==> flow/design.v <==
module edge_detector (
    input clock,
    input resetn,
    input increment_button,
    input tunning,
    output reg increment_signal
);
reg increment_button_prev;
reg reset_delay;  
always @(posedge clock or negedge resetn) begin
    if (!resetn) begin
        increment_button_prev <= 0;
        increment_signal <= 0;
        reset_delay <= 1'b1;  
    end else begin
        if (reset_delay != 1'b0) begin
            reset_delay <= reset_delay - 1'b1;
            increment_signal <= 0;  
        end else begin
            if (!increment_button_prev && increment_button && tunning) begin
                increment_signal <= 1;  
            end else begin
                increment_signal <= 0;  
            end
        end
        increment_button_prev <= increment_button;  
    end
end
endmodule
module my_counter #
(
    parameter counter_size = 31,
    parameter counter_limit = 32'd50000000
)
(
    input clock,
    input resetn,
    input enable,
    output reg [counter_size:0] counter
);
always @ (posedge clock or negedge resetn)
begin
    if (resetn == 1'b0) begin
        counter <= 'b0;
    end
    else begin
        if (enable == 1'b1) begin
            if (counter == counter_limit) begin
                counter <= 'b0;
            end
            else begin
                counter <= counter + 1'b1;
            end    
        end
        else begin
            counter <= counter;
        end
    end
end
endmodule
module my_signal_pulse #(
	parameter signal_period_one = 32'd50000000
)
(
input clock,
input resetn,
input [31:0] counter, 
output reg signal_gen
);
always @ (posedge clock or negedge resetn)
begin
  if(resetn == 1'b0) begin
    signal_gen <= 1'b0;
   end  
   else begin
	if(counter == signal_period_one) begin
		signal_gen <= 1'b1;
	end
	else begin
		signal_gen <= 1'b0;
	end
   end 
end
endmodule
module my_decoder (
    input clock,
    input resetn,
    input [31:0] seconds_in,
    input [31:0] minutes_in,
    input [31:0] hours_in,
    output reg [47:0] segment_out  
);
function [7:0] digit_to_segment;
    input [3:0] digit;
    case (digit)
        4'd0: digit_to_segment = 8'b11000000;  
        4'd1: digit_to_segment = 8'b11111001;  
        4'd2: digit_to_segment = 8'b10100100;  
        4'd3: digit_to_segment = 8'b10110000;  
        4'd4: digit_to_segment = 8'b10011001;  
        4'd5: digit_to_segment = 8'b10010010;  
        4'd6: digit_to_segment = 8'b10000010;  
        4'd7: digit_to_segment = 8'b11111000;  
        4'd8: digit_to_segment = 8'b10000000;  
        4'd9: digit_to_segment = 8'b10010000;  
        default: digit_to_segment = 8'b11000000;  
    endcase
endfunction
always @(posedge clock or negedge resetn) begin
    if (!resetn) begin
        segment_out <= {digit_to_segment(4'd0), digit_to_segment(4'd0), digit_to_segment(4'd0),
		  digit_to_segment(4'd0), digit_to_segment(4'd0), digit_to_segment(4'd0)};  
    end else begin
        if (seconds_in < 32'd60 && minutes_in < 32'd60 && hours_in < 32'd24) begin
            segment_out[7:0]   <= digit_to_segment(seconds_in % 10);  
            segment_out[15:8]  <= digit_to_segment(seconds_in / 10);  
            segment_out[23:16] <= digit_to_segment(minutes_in % 10);  
            segment_out[31:24] <= digit_to_segment(minutes_in / 10);  
            segment_out[39:32] <= digit_to_segment(hours_in % 10);    
            segment_out[47:40] <= digit_to_segment(hours_in / 10);    
        end else begin
            segment_out <= {digit_to_segment(4'd0), digit_to_segment(4'd0), digit_to_segment(4'd0), 
				digit_to_segment(4'd0), digit_to_segment(4'd0), digit_to_segment(4'd0)}; 
        end
    end
end
endmodule
module my_top_architecture (
    input clock,
    input resetn,
    input tunning,  
    input mode_switch,  
    input increment_button,  
    output wire [47:0] segment_out
);
wire [31:0] main_counter;
wire [31:0] seconds_counter;
wire [31:0] minutes_counter;
wire [31:0] hours_counter;
wire enable_seconds_counter;
wire enable_minutes_counter;
wire enable_hours_counter;
wire increment_signal;  
edge_detector edge_detector_inst (
    .clock(clock),
    .resetn(resetn),
    .increment_button(increment_button),
    .tunning(tunning),
    .increment_signal(increment_signal)
);
my_counter #(
    .counter_size(31),
    .counter_limit(32'd999)  
) main_counter_inst (
    .clock(clock),
    .resetn(resetn),
    .enable(1'b1),  
    .counter(main_counter)
);
my_signal_pulse #(
    .signal_period_one(32'd999)  
) my_signal_pulse_inst (
    .clock(clock),
    .resetn(resetn),
    .counter(main_counter),
    .signal_gen(enable_seconds_counter)  
);
my_counter #(
    .counter_size(31),
    .counter_limit(32'd59)  
) seconds_counter_inst (
    .clock(clock),
    .resetn(resetn),
    .enable(enable_seconds_counter && !tunning),  
    .counter(seconds_counter)
);
assign enable_minutes_counter = (enable_seconds_counter && (seconds_counter == 32'd59) && !tunning);
my_counter #(
    .counter_size(31),
    .counter_limit(32'd59)
) minutes_counter_inst (
    .clock(clock),
    .resetn(resetn),
    .enable(enable_minutes_counter || (increment_signal && mode_switch)),  
    .counter(minutes_counter)
);
assign enable_hours_counter = (enable_minutes_counter && (minutes_counter == 32'd59) && !tunning);
my_counter #(
    .counter_size(31),
    .counter_limit(32'd23)  
) hours_counter_inst (
    .clock(clock),
    .resetn(resetn),
    .enable(enable_hours_counter || (increment_signal && !mode_switch)),  
    .counter(hours_counter)
);
my_decoder my_decoder_inst (
    .clock(clock),
    .resetn(resetn),
    .seconds_in(seconds_counter),
    .minutes_in(minutes_counter),
    .hours_in(hours_counter),
    .segment_out(segment_out)
);
endmodule
# ---- From RTL to reports: my_top_architecture
# Tool output for the design above before and after an edit, in the order of the flow.
# Lines under "orig" count in the file above, lines under "edited" in the edited file.
# "diff" is "edited" less "orig", of the values as shown.
# Library cell names are shortened.
# Not given: --
dict set report setup {
  top {my_top_architecture}
  clk_port {clock}
  lib {sky130hd}
  corner {tt_025C_1v80}
}

# ---- Diff
# The edit as a unified diff against the file above.
# A script made this edit. It changes what the design does and was not meant as an optimisation.
# begin of diff
@@ -132,6 +132,10 @@
     input mode_switch,  
     input increment_button,  
-    output wire [47:0] segment_out
-);
+    output wire [47:0] segment_out_pin
+);
+wire [47:0] segment_out;
+reg [47:0] segment_out_s1;
+always @(posedge clock) segment_out_s1 <= segment_out;
+assign segment_out_pin = segment_out_s1;
 wire [31:0] main_counter;
 wire [31:0] seconds_counter;
# end of diff

# ---- Word-level counts
# Source: Yosys, flattened and elaborated, memories not mapped. Widths are those after wreduce; folded enables and synchronous resets count as part of the registers. Registers that Yosys merges into a memory's read port (data or address) are not register bits. Print and check cells do not count. Equal cells are merged and count once.
# Yosys's memory passes give these memory sizes; they may raise the number of words (mostly to a power of two), join words into wider ones and drop unused or constant bits.
# element orig edited diff
set word_totals {}
lappend word_totals {mem_bits_ro 672 672 0}
lappend word_totals {n_memories 6 6 0}
lappend word_totals {regBits 180 228 48}
# element orig edited
set mem_list {}
lappend mem_list {mem_shapes {16 x 7 bit 1R0W; 16 x 7 bit 1R0W; 16 x 7 bit 1R0W; 16 x 7 bit 1R0W; 16 x 7 bit 1R0W; 16 x 7 bit 1R0W} {16 x 7 bit 1R0W; 16 x 7 bit 1R0W; 16 x 7 bit 1R0W; 16 x 7 bit 1R0W; 16 x 7 bit 1R0W; 16 x 7 bit 1R0W}}
# element orig edited diff
set op_classes {}
lappend op_classes {n_div 6 6 0}
lappend op_classes {reduce_and_logical 16 16 0}
lappend op_classes {compare 3 3 0}
lappend op_classes {n_eq 4 4 0}
lappend op_classes {add_sub_neg 5 5 0}
lappend op_classes {muxes 14 14 0}
# op orig edited diff
set ops {}
lappend ops {{logical AND 1 bit} 11 11 0}
lappend ops {{2-to-1 mux 8 bit} 6 6 0}
lappend ops {{adder 32 x 1 -> 32 bit (second input constant)} 4 4 0}
lappend ops {{2-to-1 mux 1 bit} 4 4 0}
lappend ops {{2-to-1 mux 32 bit} 4 4 0}
lappend ops {{divider 32 x 4 -> 32 bit (second input constant)} 3 3 0}
lappend ops {{logical NOT 1 bit} 3 3 0}
lappend ops {{modulo 32 x 4 -> 32 bit (second input constant)} 3 3 0}
lappend ops {{equality test 32 x 6 -> 1 bit (second input constant)} 2 2 0}
lappend ops {{logical OR 1 bit} 2 2 0}
lappend ops {{less-than comparator 32 x 6 -> 1 bit (second input constant)} 2 2 0}
lappend ops {{equality test 32 x 10 -> 1 bit (second input constant)} 1 1 0}
lappend ops {{equality test 32 x 5 -> 1 bit (second input constant)} 1 1 0}
lappend ops {{less-than comparator 32 x 5 -> 1 bit (second input constant)} 1 1 0}
lappend ops {{subtractor 1 bit (second input constant)} 1 1 0}

# ---- Depth
# Depth = most cells in a row (Yosys ltp): at word level without a register or memory, in the mapped netlist without a sequential cell, where the memories' decode and read muxes count.
# element orig edited diff
set logic_depth {}
lappend logic_depth {ltp_word 6 6 0}
lappend logic_depth {abc_area 0 0 --}
lappend logic_depth {mapped_depth 55 55 0}
lappend logic_depth {depth_no_buf 43 43 0}

# ---- Netlist
# The flow's flattened synthesis, as Yosys stat reports it; memories are mapped. The netlist is that of the ABC_AREA named above (0 if unset); the other value can give another one.
# cell orig edited diff
set by_type {}
lappend by_type {dfxtp_1 0 42 42}
lappend by_type {nor2_1 265 265 0}
lappend by_type {nand2_1 258 258 0}
lappend by_type {dfrtp_1 167 167 0}
lappend by_type {clkbuf_1 148 148 0}
lappend by_type {a21oi_1 143 143 0}
lappend by_type {nand3_1 141 141 0}
lappend by_type {xnor2_1 135 135 0}
lappend by_type {nor3_1 133 133 0}
lappend by_type {o21ai_0 109 109 0}
lappend by_type {inv_1 93 93 0}
lappend by_type {nand4_1 69 69 0}
lappend by_type {nor4_1 63 63 0}
lappend by_type {o211ai_1 60 60 0}
lappend by_type {mux2i_1 58 58 0}
lappend by_type {buf_2 55 55 0}
lappend by_type {a211oi_1 46 46 0}
lappend by_type {a31oi_1 46 46 0}
# The list need not be complete.
# element orig edited diff
set synth_totals {}
lappend synth_totals {mapped_area_um2 23435.0 24275.8 840.8}
lappend synth_totals {sequential_area_um2 4362.9 5203.7 840.8}
lappend synth_totals {ff_cells 174 216 42}
lappend synth_totals {mapped_cells 3086 3128 42}
# The figures by module come from a second, unflattened synthesis with its own total; it is not the netlist above.
# element orig edited diff
set hier_totals {}
lappend hier_totals {cells_unflattened 3121 3168 47}
lappend hier_totals {hier_area_um2 24019.3 24974.0 954.7}
# Each row is one instance without its submodules.
# mod n_inst n_cells area_um2
set modules_orig {}
lappend modules_orig {my_decoder 1 2476 17170.2}
lappend modules_orig {my_counter 2 149 1614.0}
lappend modules_orig {my_counter 1 154 1620.3}
lappend modules_orig {my_counter 1 147 1569.0}
lappend modules_orig {my_top_architecture 1 28 211.5}
lappend modules_orig {{my_signal_pulse #(signal_period_one=999)} 1 13 127.6}
lappend modules_orig {edge_detector 1 5 92.6}
# mod n_inst n_cells area_um2
set modules_edited {}
lappend modules_edited {my_decoder 1 2476 17170.2}
lappend modules_edited {my_counter 2 149 1614.0}
lappend modules_edited {my_counter 1 154 1620.3}
lappend modules_edited {my_counter 1 147 1569.0}
lappend modules_edited {my_top_architecture 1 75 1166.1}
lappend modules_edited {{my_signal_pulse #(signal_period_one=999)} 1 13 127.6}
lappend modules_edited {edge_detector 1 5 92.6}

# ---- Worst setup path after synthesis
# Path of least setup slack by OpenSTA after synthesis, without wires, with an ideal clock, recovery checks aside; 20% of the period is set as input and as output delay. Where synthesis merged equal registers, the netlist keeps one of their names.
# element orig edited diff
set synth_timing {}
lappend synth_timing {kind {register to register} {register to register} --}
lappend synth_timing {from {reg minutes_counter_inst.counter[31]} {reg minutes_counter_inst.counter[31]} --}
lappend synth_timing {to {reg my_decoder_inst.segment_out[20]} {reg my_decoder_inst.segment_out[20]} --}
lappend synth_timing {t_first_pin_ns 0.000 0.000 0.000}
lappend synth_timing {n_path_buf 6 6 0}
lappend synth_timing {t_arrival_ns 10.543 10.543 0.000}
lappend synth_timing {period_ns 15.0 15.0 0.0}
lappend synth_timing {path_stages 49 49 0}
lappend synth_timing {delay_ns 10.675 10.675 0.000}
lappend synth_timing {path_slack_ns 4.325 4.325 0.000}
lappend synth_timing {synth_period_reached_ns 10.675 10.675 0.000}
# "delay_ns" = arrival - input delay + setup time.
# "path_stages": output pins that drive a net of the path, with the launching flip-flop's if there is one; two outputs of one cell count as two.
# "synth_period_reached_ns" is the clock period less the worst setup slack; recovery checks do not enter. This is arithmetic on one report: input and output delays are still those of the set period (20% each).
# At most two assigning lines are given for a register; there are more.
dict set report synth_via_orig {
  path_cell_list {dfrtp_1 -> buf_2 -> or3b_1 -> nand3_1 -> a32oi_1 -> and3_1 -> o32a_1 -> or4_4 -> a21oi_1 -> a21oi_1 -> a32oi_1 -> o32a_1 -> mux2i_1 -> or2_1 -> buf_2 -> buf_6 -> nor2_1 -> mux2_2 -> [13 not listed] -> mux2i_1 -> o31a_1 -> o211ai_1 -> a21oi_1 -> o311a_1 -> buf_2 -> o31ai_1 -> a21oi_1 -> a21oi_4 -> maj3_1 -> nand2_1 -> a21o_1 -> xnor2_1 -> inv_1 -> ha_1 -> mux2_2 -> mux2i_1 -> nor2_1}
  cone_cells 6
  lines_between 3
  classes_between {1 x div; 1 x compare; 1 x mux; 2 x reduce/logical; 1 x memory}
}
# element line_no
set synth_lines_orig {}
lappend synth_lines_orig {{start, declared} 39} ;# output reg [counter_size:0] counter
lappend synth_lines_orig {{start, assigned} 52} ;# counter <= counter + 1'b1;
lappend synth_lines_orig {{start, assigned} 56} ;# counter <= counter;
lappend synth_lines_orig {{end, assigned} 111} ;# segment_out <= {digit_to_segment(4'd0), digit_to_segment(4'd0), digit_to_segment(4'd0),
lappend synth_lines_orig {{end, assigned} 117} ;# segment_out[23:16] <= digit_to_segment(minutes_in % 10);
lappend synth_lines_orig {{end, declared} 91} ;# output reg [47:0] segment_out
# orig: Chain of elaborated cells between the ends: none given.
dict set report synth_via_edited {
  path_cell_list {dfrtp_1 -> buf_2 -> or3b_1 -> nand3_1 -> a32oi_1 -> and3_1 -> o32a_1 -> or4_4 -> a21oi_1 -> a21oi_1 -> a32oi_1 -> o32a_1 -> mux2i_1 -> or2_1 -> buf_2 -> buf_6 -> nor2_1 -> mux2_2 -> [13 not listed] -> mux2i_1 -> o31a_1 -> o211ai_1 -> a21oi_1 -> o311a_1 -> buf_2 -> o31ai_1 -> a21oi_1 -> a21oi_4 -> maj3_1 -> nand2_1 -> a21o_1 -> xnor2_1 -> inv_1 -> ha_1 -> mux2_2 -> mux2i_1 -> nor2_1}
  cone_cells 6
  lines_between 3
  classes_between {1 x div; 1 x compare; 1 x mux; 2 x reduce/logical; 1 x memory}
}
# element line_no
set synth_lines_edited {}
lappend synth_lines_edited {{start, declared} 39} ;# output reg [counter_size:0] counter
lappend synth_lines_edited {{start, assigned} 52} ;# counter <= counter + 1'b1;
lappend synth_lines_edited {{start, assigned} 56} ;# counter <= counter;
lappend synth_lines_edited {{end, assigned} 111} ;# segment_out <= {digit_to_segment(4'd0), digit_to_segment(4'd0), digit_to_segment(4'd0),
lappend synth_lines_edited {{end, assigned} 117} ;# segment_out[23:16] <= digit_to_segment(minutes_in % 10);
lappend synth_lines_edited {{end, declared} 91} ;# output reg [47:0] segment_out
# edited: Chain of elaborated cells between the ends: none given.

# ---- Path in the finished layout
# Path of least setup slack in the final report of each run of pair 1 (OpenROAD, finished layout, wires in). Where an end is a register, its clock arrival counts in the times.
# element orig edited diff
set layout_timing {}
lappend layout_timing {kind {register to register} {register to register} --}
lappend layout_timing {from {reg seconds_counter_inst.counter[25]} {reg seconds_counter_inst.counter[25]} --}
lappend layout_timing {to {reg my_decoder_inst.segment_out[4]} {reg my_decoder_inst.segment_out[4]} --}
lappend layout_timing {t_arrival_ns 13.89 13.79 -0.10}
lappend layout_timing {path_stages 44 44 0}
lappend layout_timing {period_ns 14.4 14.4 0.0}
lappend layout_timing {t_first_pin_ns 0.47 0.54 0.07}
lappend layout_timing {path_slack_ns 0.86 1.02 0.16}
lappend layout_timing {n_path_buf 1 1 0}
# At most two assigning lines are given for a register; there are more.
dict set report layout_via_orig {
  path_cell_list {dfrtp_2 -> inv_1 -> a211oi_1 -> o311ai_1 -> and3_1 -> a21o_1 -> o311a_1 -> o22ai_2 -> nand2_2 -> a31o_1 -> o32ai_2 -> nor4_1 -> o21bai_1 -> and4_2 -> nand2_2 -> a311oi_1 -> and4b_1 -> mux2i_1 -> [8 not listed] -> a2111oi_2 -> a2111o_1 -> mux2i_1 -> o311ai_1 -> o2bb2ai_2 -> mux2i_1 -> o221ai_4 -> nor3_1 -> nand2_1 -> a21oi_1 -> nor4_4 -> buf_4 -> xnor2_1 -> inv_1 -> ha_1 -> a211o_1 -> a21oi_1 -> a32oi_1}
  cone_cells 6
  lines_between 3
  classes_between {1 x div; 1 x compare; 1 x mux; 2 x reduce/logical; 1 x memory}
}
# element line_no
set layout_lines_orig {}
lappend layout_lines_orig {{start, declared} 39} ;# output reg [counter_size:0] counter
lappend layout_lines_orig {{start, assigned} 52} ;# counter <= counter + 1'b1;
lappend layout_lines_orig {{start, assigned} 56} ;# counter <= counter;
lappend layout_lines_orig {{end, assigned} 111} ;# segment_out <= {digit_to_segment(4'd0), digit_to_segment(4'd0), digit_to_segment(4'd0),
lappend layout_lines_orig {{end, assigned} 115} ;# segment_out[7:0]   <= digit_to_segment(seconds_in % 10);
lappend layout_lines_orig {{end, declared} 91} ;# output reg [47:0] segment_out
# orig: Chain of elaborated cells between the ends: none given.
dict set report layout_via_edited {
  path_cell_list {dfrtp_2 -> inv_1 -> a211oi_1 -> o311ai_1 -> and3_1 -> a21o_1 -> o311a_1 -> o22a_1 -> a2111oi_0 -> a2111o_1 -> nand2_1 -> and3_1 -> o211ai_1 -> and4_2 -> nand2_2 -> a311oi_1 -> and4b_1 -> mux2i_1 -> [8 not listed] -> a311o_1 -> a2111oi_2 -> a2111o_2 -> nand2b_1 -> o32ai_1 -> o2bb2ai_4 -> mux2i_1 -> o221ai_4 -> and3_1 -> o31ai_1 -> a21oi_1 -> nor4_4 -> xnor2_1 -> inv_1 -> ha_1 -> a211o_1 -> a21oi_1 -> a32oi_1}
  cone_cells 6
  lines_between 3
  classes_between {1 x div; 1 x compare; 1 x mux; 2 x reduce/logical; 1 x memory}
}
# element line_no
set layout_lines_edited {}
lappend layout_lines_edited {{start, declared} 39} ;# output reg [counter_size:0] counter
lappend layout_lines_edited {{start, assigned} 52} ;# counter <= counter + 1'b1;
lappend layout_lines_edited {{start, assigned} 56} ;# counter <= counter;
lappend layout_lines_edited {{end, assigned} 111} ;# segment_out <= {digit_to_segment(4'd0), digit_to_segment(4'd0), digit_to_segment(4'd0),
lappend layout_lines_edited {{end, assigned} 115} ;# segment_out[7:0]   <= digit_to_segment(seconds_in % 10);
lappend layout_lines_edited {{end, declared} 91} ;# output reg [47:0] segment_out
# edited: Chain of elaborated cells between the ends: none given.

# ---- Flow runs
# Runs of the flow (Yosys, OpenROAD) on both versions; the two runs of a pair have the same settings. The constraints put input and output delay at 20% of the set period each and load the outputs with 0.01 pF.
dict set report settings_pair_1 {
  CORE_UTILIZATION 40
  PLACE_DENSITY 0.6
  period_ns 14.4
  CAP_MARGIN 20
  CORE_MARGIN 2
  SLEW_MARGIN 20
}
# element orig edited diff
set measured_pair_1 {}
lappend measured_pair_1 {layout_utilization_pct 42.2 42.6 0.4}
lappend measured_pair_1 {timing.achieved_period_ns 13.544 13.379 -0.165}
lappend measured_pair_1 {ys_area_um2 23435.0 24275.8 840.8}
lappend measured_pair_1 {die_area_um2 60540.6 62675.1 2134.5}
lappend measured_pair_1 {final_setup_ws_ns 0.856 1.021 0.165}
lappend measured_pair_1 {fin_tns_ns 0.000 0.000 0.000}
lappend measured_pair_1 {fin_hold_ws_ns 0.408 0.336 -0.072}
lappend measured_pair_1 {power.total_mw 1.203 1.540 0.337}
dict set report settings_pair_2 {
  CELL_PAD_IN_SITES_DETAIL_PLACEMENT 0
  CELL_PAD_IN_SITES_GLOBAL_PLACEMENT 1
  CORE_ASPECT_RATIO 0.56
  CORE_UTILIZATION 17
  CTS_CLUSTER_DIAMETER 172
  CTS_CLUSTER_SIZE 43
  GPL_TIMING_DRIVEN 0
  HOLD_SLACK_MARGIN -0.06
  MAX_ROUTING_LAYER {met4}
  PLACE_DENSITY 0.7
  SETUP_SLACK_MARGIN -1.2
  SLEW_MARGIN 30
  period_ns 19.9
  CAP_MARGIN 20
  CORE_MARGIN 2
}
# element orig edited diff
set measured_pair_2 {}
lappend measured_pair_2 {layout_utilization_pct 19.7 19.4 -0.3}
lappend measured_pair_2 {timing.achieved_period_ns 13.514 13.969 0.455}
lappend measured_pair_2 {ys_area_um2 23435.0 24275.8 840.8}
lappend measured_pair_2 {die_area_um2 140965.0 145965.0 5000.0}
lappend measured_pair_2 {final_setup_ws_ns 6.386 5.931 -0.455}
lappend measured_pair_2 {fin_tns_ns 0.000 0.000 0.000}
lappend measured_pair_2 {fin_hold_ws_ns 0.406 0.346 -0.060}
lappend measured_pair_2 {power.total_mw 0.8728 0.8523 -0.0205}
# By "timing.achieved_period_ns" is meant the clock period of the run minus its worst setup slack. This is arithmetic on one report: input and output delays are still those of the set period (20% each).
# "power.total_mw": no workload was simulated; the value follows from the tool's default switching activity.
